==> flow/design.v <==
`timescale 1ns / 1ps
module cla_slice_part(g,p,a,b);
 input a, b;
 output g;  
 output p;  
 assign g = a & b;
 assign p = a ^ b;
endmodule
module CarryPropagateGenerateUnit( g,p,a,b);
	input  [15:0] a,b;
	output [15:0] g,p;
	cla_slice_part s0(g[0],p[0],a[0],b[0]);
	cla_slice_part s1(g[1],p[1],a[1],b[1]);
	cla_slice_part s2(g[2],p[2],a[2],b[2]);
	cla_slice_part s3(g[3],p[3],a[3],b[3]);
	cla_slice_part s4(g[4],p[4],a[4],b[4]);
	cla_slice_part s5(g[5],p[5],a[5],b[5]);
	cla_slice_part s6(g[6],p[6],a[6],b[6]);
	cla_slice_part s7(g[7],p[7],a[7],b[7]);
	cla_slice_part s8(g[8],p[8],a[8],b[8]);
	cla_slice_part s9(g[9],p[9],a[9],b[9]);
	cla_slice_part s10(g[10],p[10],a[10],b[10]);
	cla_slice_part s11(g[11],p[11],a[11],b[11]);
	cla_slice_part s12(g[12],p[12],a[12],b[12]);
	cla_slice_part s13(g[13],p[13],a[13],b[13]);
	cla_slice_part s14(g[14],p[14],a[14],b[14]);
	cla_slice_part s15(g[15],p[15],a[15],b[15]);
endmodule
module SixteenBitSummationUnit(sum,p,carry,cin);
  input [14:0] carry;
  input cin;
  input [15:0] p;
  output [15:0] sum;
  assign sum[0] = p[0] ^ cin;
  assign sum[1] = p[1] ^ carry[0];
  assign sum[2] = p[2] ^ carry[1];
  assign sum[3] = p[3] ^ carry[2];
  assign sum[4] = p[4] ^ carry[3];
  assign sum[5] = p[5] ^ carry[4];
  assign sum[6] = p[6] ^ carry[5];
  assign sum[7] = p[7] ^ carry[6];
  assign sum[8] = p[8] ^ carry[7];
  assign sum[9] = p[9] ^ carry[8];
  assign sum[10] = p[10] ^ carry[9];
  assign sum[11] = p[11] ^ carry[10];
  assign sum[12] = p[12] ^ carry[11];
  assign sum[13] = p[13] ^ carry[12];
  assign sum[14] = p[14] ^ carry[13];
  assign sum[15] = p[15] ^ carry[14];
endmodule
module four_bit_block_cla(P,G,carry,p,g,cin);
	input [3:0] p,g;
	input cin;
	output [2:0] carry;
	output P,G;
	assign	carry[0] = 	g[0] |
											cin & p[0];
	assign	carry[1] =  g[1] |
											g[0] & p[1] |
											cin  &  p[0] & p[1];
	assign	carry[2] =  g[2] |
											g[1] & p[2] |
											g[0] & p [1] & p[2] |
											cin  & p[0] & p[1] & p[2];
	assign	P = p[0] & p[1] & p[2] & p[3];
	assign	G = g[3] | 
							g[2] & p[3] |
							g[1] & p[2] & p[3] |
							g[0] & p[1] & p[2] & p[3];
endmodule
module cla_16_two_level(sum,cout,a,b,cin);
	input [15:0] a, b;
	input cin;
	output [15:0] sum;
	output  cout;
	wire [15:0]   g, p,carry;  
	wire [3:0]  G,P;
	assign carry[3]  = G[0] | cin & P[0];
	assign carry[7]  = G[1] | G[0] & P[1] | cin & P[0] & P[1]; 
	assign carry[11] = G[2] |
										 G[1] & P[2] |
										 G[0] & P[1] & P[2] | 
										 cin  & P[0] & P[1] & P[2];
	assign cout = G[3] |
								G[2] & P[3] |
								G[1] & P[2] & P[3] |
								G[0] & P[1] & P[2] & P[3] |
								cin   & P[0] & P[1] & P[2] & P[3];
	CarryPropagateGenerateUnit   CPGU( g,p,a,b);
	four_bit_block_cla FBBC0(P[0],G[0],carry[2:0],p[3:0],g[3:0],cin);     
	four_bit_block_cla FBBC1(P[1],G[1],carry[6:4],p[7:4],g[7:4],carry[3]);   
	four_bit_block_cla FBBC2(P[2],G[2],carry[10:8],p[11:8],g[11:8],carry[7]);
	four_bit_block_cla FBBC3(P[3],G[3],carry[14:12],p[15:12],g[15:12],carry[11]); 
	SixteenBitSummationUnit TTBSU(sum,p,carry[14:0],cin);
endmodule
`timescale 1ns / 1ps
module xnew2(
	output reg [15:0] x,
	input [15:0] x0,
	input [15:0] y,
	input cin,
	input reset,
	input stop,
	input clk
	);
	wire [15:0] sum,a,b;
	wire cout;	 
	cla_16_two_level alu(sum,cout,a,b,cin);
	assign a=x;
	assign b=cin?(~y):y;
	always @(posedge clk)
	begin
		if(reset)
		begin
			x<=x0;
		end
		else
		begin
			if(!stop)
			begin
				x<=sum;
			end
			else
			begin
				x<=x;
			end
		end
	end
endmodule
`timescale 1ns / 1ps
module ynew2(
	output reg [15:0] y,
	input [15:0] y0,
	input [15:0] x,
	input cin,
	input reset,
	input stop,
	input clk
	);
	wire [15:0] sum,a,b;
	wire cout;	 
	cla_16_two_level alu(sum,cout,a,b,cin);
	assign a=y;
	assign b=cin?(~x):x;
	always @(posedge clk)
	begin
		if(reset)
		begin
			y<=y0;
		end
		else
		begin
			if(!stop)
			begin
				y<=sum;
			end
			else
			begin
				y<=y;
			end
		end	
	end
endmodule
`timescale 1ns / 1ps
module znew2(
	output reg [15:0] z,
	output zsign,
	input [15:0] z0,
	input [15:0] zrom,
	input cin,
	input reset,
	input stop,
	input clk
	);
	wire [15:0] sum,a,b;
	wire cout;	 
	cla_16_two_level alu(sum,cout,a,b,cin);
	assign a=z;
	assign b=cin?(~zrom):zrom;
	always @(posedge clk)
	begin
		if(reset)
		begin
			z<=z0;
		end
		else
		begin
			if(!stop)
				z<=sum;
			else
				z<=z;
		end	
	end
	assign zsign=z[15];
endmodule
`timescale 1ns / 1ps
module datapathnew2(
	output [15:0] x,
	output [15:0] y,
	input [15:0] z0,
	input [3:0] i,
	input reset,
	input stop,
	input clk
	); 
	parameter xinit=16'b0010_0110_1101_1101;	 
	parameter yinit=16'b0;
	reg [15:0] zrom_q;
	wire [15:0] xval,yval,zval;
	wire [15:0] x0,y0;
	wire [15:0] z;
	wire zsign;
	always @(*)
	begin
		case(i)
			4'd0: zrom_q=16'b0011_0010_0100_0011;
			4'd1: zrom_q=16'b0001_1101_1010_1100;
			4'd2: zrom_q=16'b0000_1111_1010_1101;
			4'd3: zrom_q=16'b0000_0111_1111_0101;
			4'd4: zrom_q=16'b0000_0011_1111_1110;
			4'd5: zrom_q=16'b0000_0001_1111_1111;
			4'd6: zrom_q=16'b0000_0000_1111_1111;
			4'd7: zrom_q=16'b0000_0000_0111_1111;
			4'd8: zrom_q=16'b0000_0000_0011_1111;
			4'd9: zrom_q=16'b0000_0000_0001_1111;
			4'd10: zrom_q=16'b0000_0000_0000_1111;
			4'd11: zrom_q=16'b0000_0000_0000_0111;
			4'd12: zrom_q=16'b0000_0000_0000_0011;
			4'd13: zrom_q=16'b0000_0000_0000_0001;
			4'd14: zrom_q=16'b0;
			4'd15: zrom_q=16'b0;
			default: zrom_q=16'b0;
		endcase
	end
	xnew2 xmod(x,x0,yval,xcin,reset,stop,clk);
	ynew2 ymod(y,y0,xval,ycin,reset,stop,clk);
	znew2 zmod(z,zsign,z0,zval,zcin,reset,stop,clk);
	assign x0=xinit;
	assign y0=yinit;
	assign xval=$signed(x)>>>i;
	assign yval=$signed(y)>>>i;
	assign zval=zrom_q;
	assign xcin=zsign?1'b0:1'b1;
	assign ycin=zsign?1'b1:1'b0;
	assign zcin=zsign?1'b0:1'b1;
endmodule
`timescale 1ns / 1ps
module cordic_sincos(
	input clk,
	input rst,
	input start,
	input [15:0] z0,
	output ready,
	output reg done,
	output [15:0] x,
	output [15:0] y
	);
	reg busy;
	reg [3:0] cnt;
	wire load;
	assign ready = ~busy;
	assign load = rst | (start & ~busy);
	always @(posedge clk)
	begin
		if(rst)
		begin
			busy <= 1'b0;
			cnt <= 4'd0;
			done <= 1'b0;
		end
		else
		begin
			done <= 1'b0;
			if(!busy)
			begin
				cnt <= 4'd0;
				if(start)
					busy <= 1'b1;
			end
			else
			begin
				cnt <= cnt + 4'd1;
				if(cnt == 4'd15)
				begin
					busy <= 1'b0;
					done <= 1'b1;
				end
			end
		end
	end
	datapathnew2 dp(x,y,z0,cnt,load,~busy,clk);
endmodule
--- tool output ---
Step by step through the tools: cordic_sincos
Tool output for the design above before and after an edit, in the order of the flow.
"orig" refers to lines of the RTL above, "edited" to lines of the edited file.
"change": "edited" minus "orig" as printed here. "rel_change_pct": 100 x difference / "orig".
Operators carry their Yosys type and port widths (W data, S select, Z words).
Library cell names are shortened.
{ "setup": {"top_module": "cordic_sincos", "clk_port": "clk", "library": "sky130hd", "pvt_corner": "tt_025C_1v80"} }

Diff
Unified diff, file above to edited file.
The edited RTL no longer does the same as the RTL above: the edit was made by script, with no optimisation intended.
begin of diff
@@ -263,11 +263,4 @@
 	always @(posedge clk)
 	begin
-		if(rst)
-		begin
-			busy <= 1'b0;
-			cnt <= 4'd0;
-			done <= 1'b0;
-		end
-		else
 		begin
 			done <= 1'b0;
end of diff

After elaboration
Counts by Yosys on the flattened word-level netlist (proc, flatten, opt, wreduce; memories kept). Print and check cells are left out. Cells with the same type and inputs are merged into one.
Yosys's memory passes give these memory sizes; they may raise the number of words (mostly to a power of two), join words into wider ones and drop unused or constant bits.
{ "bits": {"columns": ["item", "orig", "edited", "change", "rel_change_pct"], "rows": [
  ["ff_bits", 54, 54, 0, 0.00],
  ["rom_bits", 224, 224, 0, 0.00],
  ["clocked_rd_ports_x_width", 14, 14, 0, 0.00],
  ["memories", 1, 1, 0, 0.00],
  ["input_bits", 19, 19, 0, 0.00],
  ["out_inout_bits", 34, 34, 0, 0.00],
  ["wordCells", 433, 432, -1, -0.23]
]} }
{ "classes": {"columns": ["item", "orig", "edited", "change", "rel_change_pct"], "rows": [
  ["add_sub_neg", 1, 1, 0, 0.00],
  ["equal", 1, 1, 0, 0.00],
  ["shifts", 2, 2, 0, 0.00],
  ["n_mux", 12, 12, 0, 0.00],
  ["n_logic", 408, 408, 0, 0.00],
  ["n_reduce_logical", 2, 1, -1, -50.00]
]} }
{ "memory_table": {"columns": ["item", "orig", "edited"], "rows": [
  ["mem_shapes", "16 x 14 bit 1R0W", "16 x 14 bit 1R0W"]
]} }
{ "ops": {"columns": ["operator", "orig", "edited", "change", "rel_change_pct"], "rows": [
  ["$reduce_or A2 Y1", 1, 0, -1, -100.00],
  ["$and A1 B1 Y1", 190, 190, 0, 0.00],
  ["$or A1 B1 Y1", 118, 118, 0, 0.00],
  ["$xor A1 B1 Y1", 96, 96, 0, 0.00],
  ["$mux W1", 6, 6, 0, 0.00],
  ["$mux W16", 5, 5, 0, 0.00],
  ["$not A16 Y16", 3, 3, 0, 0.00],
  ["$sshr A16 B4 Y16", 2, 2, 0, 0.00],
  ["$add A4 B1 Y4 const B", 1, 1, 0, 0.00],
  ["$eq A4 B4 Y1 const B", 1, 1, 0, 0.00],
  ["$mux W4", 1, 1, 0, 0.00],
  ["$not A1 Y1", 1, 1, 0, 0.00],
  ["$reduce_bool A2 Y1", 1, 1, 0, 0.00]
]} }

Logic depth
Depth = most cells in a row (Yosys ltp): at word level without a register or memory, in the mapped netlist without a sequential cell, where the memories' decode and read muxes count.
{ "logic_depth": {"columns": ["item", "orig", "edited", "change", "rel_change_pct"], "rows": [
  ["ltp_word", 18, 18, 0, 0.00],
  ["ABC_AREA", "0", "0", null, null],
  ["depth_mapped", 24, 24, 0, 0.00],
  ["mapped_depth_nobuf", 20, 20, 0, 0.00]
]} }

After synthesis
Source: synth_stat.txt of the flow (Yosys; design flattened, memories mapped). It holds for the ABC_AREA given above (unset counts as 0); a run with the other value may have another netlist.
{ "synth_totals": {"columns": ["item", "orig", "edited", "change", "rel_change_pct"], "rows": [
  ["mapped_cells", 695, 705, 10, 1.44],
  ["area_um2", 6294.8, 6334.8, 40.0, 0.64],
  ["seq_area_um2", 1521.5, 1521.5, 0.0, 0.00],
  ["ff_cells", 68, 68, 0, 0.00],
  ["buffers", 68, 69, 1, 1.47]
]} }
{ "types": {"columns": ["cell_type", "orig", "edited", "change", "rel_change_pct"], "rows": [
  ["o21ai_0", 58, 30, -28, -48.28],
  ["o21ai_1", 0, 22, 22, null],
  ["nor2_1", 34, 45, 11, 32.35],
  ["inv_1", 34, 27, -7, -20.59],
  ["a21oi_1", 39, 33, -6, -15.38],
  ["clkbuf_1", 20, 14, -6, -30.00],
  ["inv_2", 1, 7, 6, 600.00],
  ["o22ai_1", 7, 2, -5, -71.43],
  ["a211oi_1", 3, 8, 5, 166.67],
  ["o211ai_1", 1, 6, 5, 500.00],
  ["o21a_1", 18, 22, 4, 22.22],
  ["mux4_2", 15, 19, 4, 26.67],
  ["nor3_1", 10, 14, 4, 40.00],
  ["buf_1", 7, 11, 4, 57.14],
  ["mux4_1", 4, 0, -4, -100.00],
  ["a21o_1", 13, 10, -3, -23.08],
  ["nor3b_1", 3, 0, -3, -100.00],
  ["a211o_1", 1, 4, 3, 300.00]
]} }
Not every row of either side is listed.
The figures by module come from a second, unflattened synthesis with its own total; it is not the netlist above.
{ "hier_totals": {"columns": ["item", "orig", "edited", "change", "rel_change_pct"], "rows": [
  ["hier_cells", 591, 587, -4, -0.68],
  ["area_unflattened_um2", 6284.8, 6258.5, -26.3, -0.42]
]} }
Rows give one instance, submodules left out.
{ "modules_orig": {"columns": ["mod", "instances", "n_cells", "area_um2", "seq_area_um2"], "rows": [
  ["datapathnew2", 1, 177, 1545.2, 0.0],
  ["znew2", 1, 54, 898.4, 480.5],
  ["xnew2", 1, 53, 890.9, 480.5],
  ["ynew2", 1, 53, 890.9, 480.5],
  ["four_bit_block_cla", 12, 10, 57.6, 0.0],
  ["cla_slice_part", 48, 1, 12.5, 0.0],
  ["SixteenBitSummationUnit", 3, 16, 140.1, 0.0],
  ["cordic_sincos", 1, 23, 231.5, 120.1],
  ["cla_16_two_level", 3, 5, 38.8, 0.0],
  ["CarryPropagateGenerateUnit", 3, 0, 0.0, 0.0]
]} }
{ "modules_edited": {"columns": ["mod", "instances", "n_cells", "area_um2", "seq_area_um2"], "rows": [
  ["datapathnew2", 1, 176, 1537.7, 0.0],
  ["znew2", 1, 54, 898.4, 480.5],
  ["xnew2", 1, 53, 890.9, 480.5],
  ["ynew2", 1, 53, 890.9, 480.5],
  ["four_bit_block_cla", 12, 10, 57.6, 0.0],
  ["cla_slice_part", 48, 1, 12.5, 0.0],
  ["SixteenBitSummationUnit", 3, 16, 140.1, 0.0],
  ["cordic_sincos", 1, 20, 212.7, 120.1],
  ["cla_16_two_level", 3, 5, 38.8, 0.0],
  ["CarryPropagateGenerateUnit", 3, 0, 0.0, 0.0]
]} }

Path before layout
Path of least setup slack by OpenSTA after synthesis, without wires, with an ideal clock, recovery checks aside; 20% of the period is set as input and as output delay. Where synthesis merged equal registers, the netlist keeps one of their names.
{ "synth_path": {"columns": ["item", "orig", "edited", "change", "rel_change_pct"], "rows": [
  ["path_type", "register to register", "register to register", null, null],
  ["start", "register cnt[0]", "register cnt[1]", null, null],
  ["end", "register dp.ymod.y[15]", "register dp.ymod.y[15]", null, null],
  ["clock_period_ns", 5.0, 5.0, 0.0, 0.00],
  ["setup_ns", 0.127, 0.128, 0.001, null],
  ["t_first_pin_ns", 0.000, 0.000, 0.000, null],
  ["t_arrival_ns", 4.548, 4.820, 0.272, 5.98],
  ["t_required_ns", 4.873, 4.872, -0.001, -0.02],
  ["setup_slack_ns", 0.324, 0.053, -0.271, null],
  ["path_delay_ns", 4.675, 4.948, 0.273, 5.84],
  ["path_stages", 21, 20, -1, -4.76],
  ["path_buffers", 3, 2, -1, -33.33],
  ["period_less_setup_slack_ns", 4.676, 4.947, 0.271, 5.80]
]} }
"path_delay_ns" = arrival - input delay + setup time.
"path_stages" counts driving pins, that of a launching flip-flop among them; a cell with two outputs on the path counts twice.
"period_less_setup_slack_ns" is the clock period less the worst setup slack; recovery checks do not enter. This is arithmetic on one report: input and output delays are still those of the set period (20% each).
At most two assigning lines are given for a register; there are more.
{ "synth_via_orig": {"path_cell_list": "dfxtp_1 > buf_6 > buf_12 > buf_4 > mux4_2 > mux4_2 > xnor2_1 > ha_1 > and3_1 > a221oi_1 > o21ai_0 > a21oi_1 > nor2_1 > o32a_1 > ha_1 > o21a_1 > o21ai_0 > nand2b_1 > xnor2_1 > a21oi_1 > nor2_1"} }
{ "synth_lines_orig": {"columns": ["item", "line", "source"], "rows": [
  ["from (decl)", 259, "reg [3:0] cnt;"],
  ["from (assign)", 268, "cnt <= 4'd0;"],
  ["from (assign)", 282, "cnt <= cnt + 4'd1;"],
  ["to (assign)", 149, "y<=y0;"],
  ["to (assign)", 155, "y<=sum;"],
  ["to (decl)", 132, "output reg [15:0] y,"]
]} }
orig: Chain of elaborated cells between the ends: none given.
{ "synth_via_edited": {"path_cell_list": "dfxtp_1 > buf_2 > buf_1 > mux4_2 > mux4_2 > xnor2_1 > ha_1 > and3_1 > a221oi_1 > o21ai_1 > a21oi_1 > nor2_1 > o32a_1 > ha_1 > o21a_1 > o21a_1 > or3_1 > a21oi_1 > xnor2_1 > nor2_1"} }
{ "synth_lines_edited": {"columns": ["item", "line", "source"], "rows": [
  ["from (decl)", 259, "reg [3:0] cnt;"],
  ["from (assign)", 269, "cnt <= 4'd0;"],
  ["from (assign)", 275, "cnt <= cnt + 4'd1;"],
  ["to (assign)", 149, "y<=y0;"],
  ["to (assign)", 155, "y<=sum;"],
  ["to (decl)", 132, "output reg [15:0] y,"]
]} }
edited: Chain of elaborated cells between the ends: none given.

Timing after layout
From the final timing report of each run of pair 1: the path of least setup slack in the routed layout; clock arrival at registers is part of the times.
{ "layout_path": {"columns": ["item", "orig", "edited", "change", "rel_change_pct"], "rows": [
  ["path_type", "register to register", "register to register", null, null],
  ["start", "register cnt[0]", "register cnt[0]", null, null],
  ["end", "register dp.xmod.x[15]", "register dp.ymod.y[15]", null, null],
  ["clock_period_ns", 5.0, 5.0, 0.0, 0.00],
  ["setup_ns", 0.11, 0.13, 0.02, null],
  ["t_first_pin_ns", 0.34, 0.35, 0.01, 2.94],
  ["t_arrival_ns", 4.90, 4.93, 0.03, 0.61],
  ["t_required_ns", 5.23, 5.22, -0.01, -0.19],
  ["setup_slack_ns", 0.34, 0.28, -0.06, null],
  ["path_stages", 19, 21, 2, 10.53],
  ["path_buffers", 1, 2, 1, 100.00]
]} }
At most two assigning lines are given for a register; there are more.
{ "layout_via_orig": {"path_cell_list": "dfxtp_4 > buf_4 > mux4_2 > mux2_2 > a221oi_4 > xnor2_1 > ha_1 > a21oi_1 > o21ai_0 > a221o_1 > a41o_1 > o22a_1 > ha_1 > o21ai_0 > nand2b_1 > a21oi_1 > xnor2_1 > a21oi_1 > nor2_1"} }
{ "layout_lines_orig": {"columns": ["item", "line", "source"], "rows": [
  ["from (decl)", 259, "reg [3:0] cnt;"],
  ["from (assign)", 268, "cnt <= 4'd0;"],
  ["from (assign)", 282, "cnt <= cnt + 4'd1;"],
  ["to (assign)", 115, "x<=x0;"],
  ["to (assign)", 121, "x<=sum;"],
  ["to (decl)", 98, "output reg [15:0] x,"]
]} }
orig: Chain of elaborated cells between the ends: none given.
{ "layout_via_edited": {"path_cell_list": "dfxtp_4 > buf_4 > mux4_2 > mux2i_2 > mux2i_2 > xnor2_1 > ha_1 > a21o_1 > a221oi_2 > buf_4 > o21ai_1 > a21oi_2 > nor2_1 > o32a_1 > ha_1 > o21a_1 > o21a_1 > or3_1 > a21oi_1 > xnor2_1 > nor2_1"} }
{ "layout_lines_edited": {"columns": ["item", "line", "source"], "rows": [
  ["from (decl)", 259, "reg [3:0] cnt;"],
  ["from (assign)", 269, "cnt <= 4'd0;"],
  ["from (assign)", 275, "cnt <= cnt + 4'd1;"],
  ["to (assign)", 149, "y<=y0;"],
  ["to (assign)", 155, "y<=sum;"],
  ["to (decl)", 132, "output reg [15:0] y,"]
]} }
edited: Chain of elaborated cells between the ends: none given.

Flow runs
Runs of the flow (Yosys, OpenROAD) on both versions; the two runs of a pair have the same settings. The constraints put input and output delay at 20% of the set period each and load the outputs with 0.01 pF.
{ "settings_pair_1": {"CORE_UTILIZATION": 40, "period_ns": 5.0, "CAP_MARGIN": 20, "CORE_MARGIN": 2, "SLEW_MARGIN": 20} }
{ "measured_pair_1": {"columns": ["item", "orig", "edited", "change", "rel_change_pct"], "rows": [
  ["ys_area_um2", 6294.8, 6334.8, 40.0, 0.64],
  ["total_die_area_um2", 16756.0, 16859.7, 103.7, 0.62],
  ["finish.stdcell_area_um2", 7133.1, 7304.5, 171.4, 2.40],
  ["final_util_frac", 0.466, 0.467, 0.001, null],
  ["fin_ws_ns", 0.338, 0.284, -0.054, null],
  ["timing.setup.tns_ns", 0.000, 0.000, 0.000, null],
  ["worst_hold_slack_ns", 0.555, 0.573, 0.018, null],
  ["clock_period_reached_ns", 4.662, 4.716, 0.054, 1.16]
]} }
"clock_period_reached_ns" = clock period - worst setup slack. The figure is calculated, with input and output delays left at 20% of the set period.
--- end ---
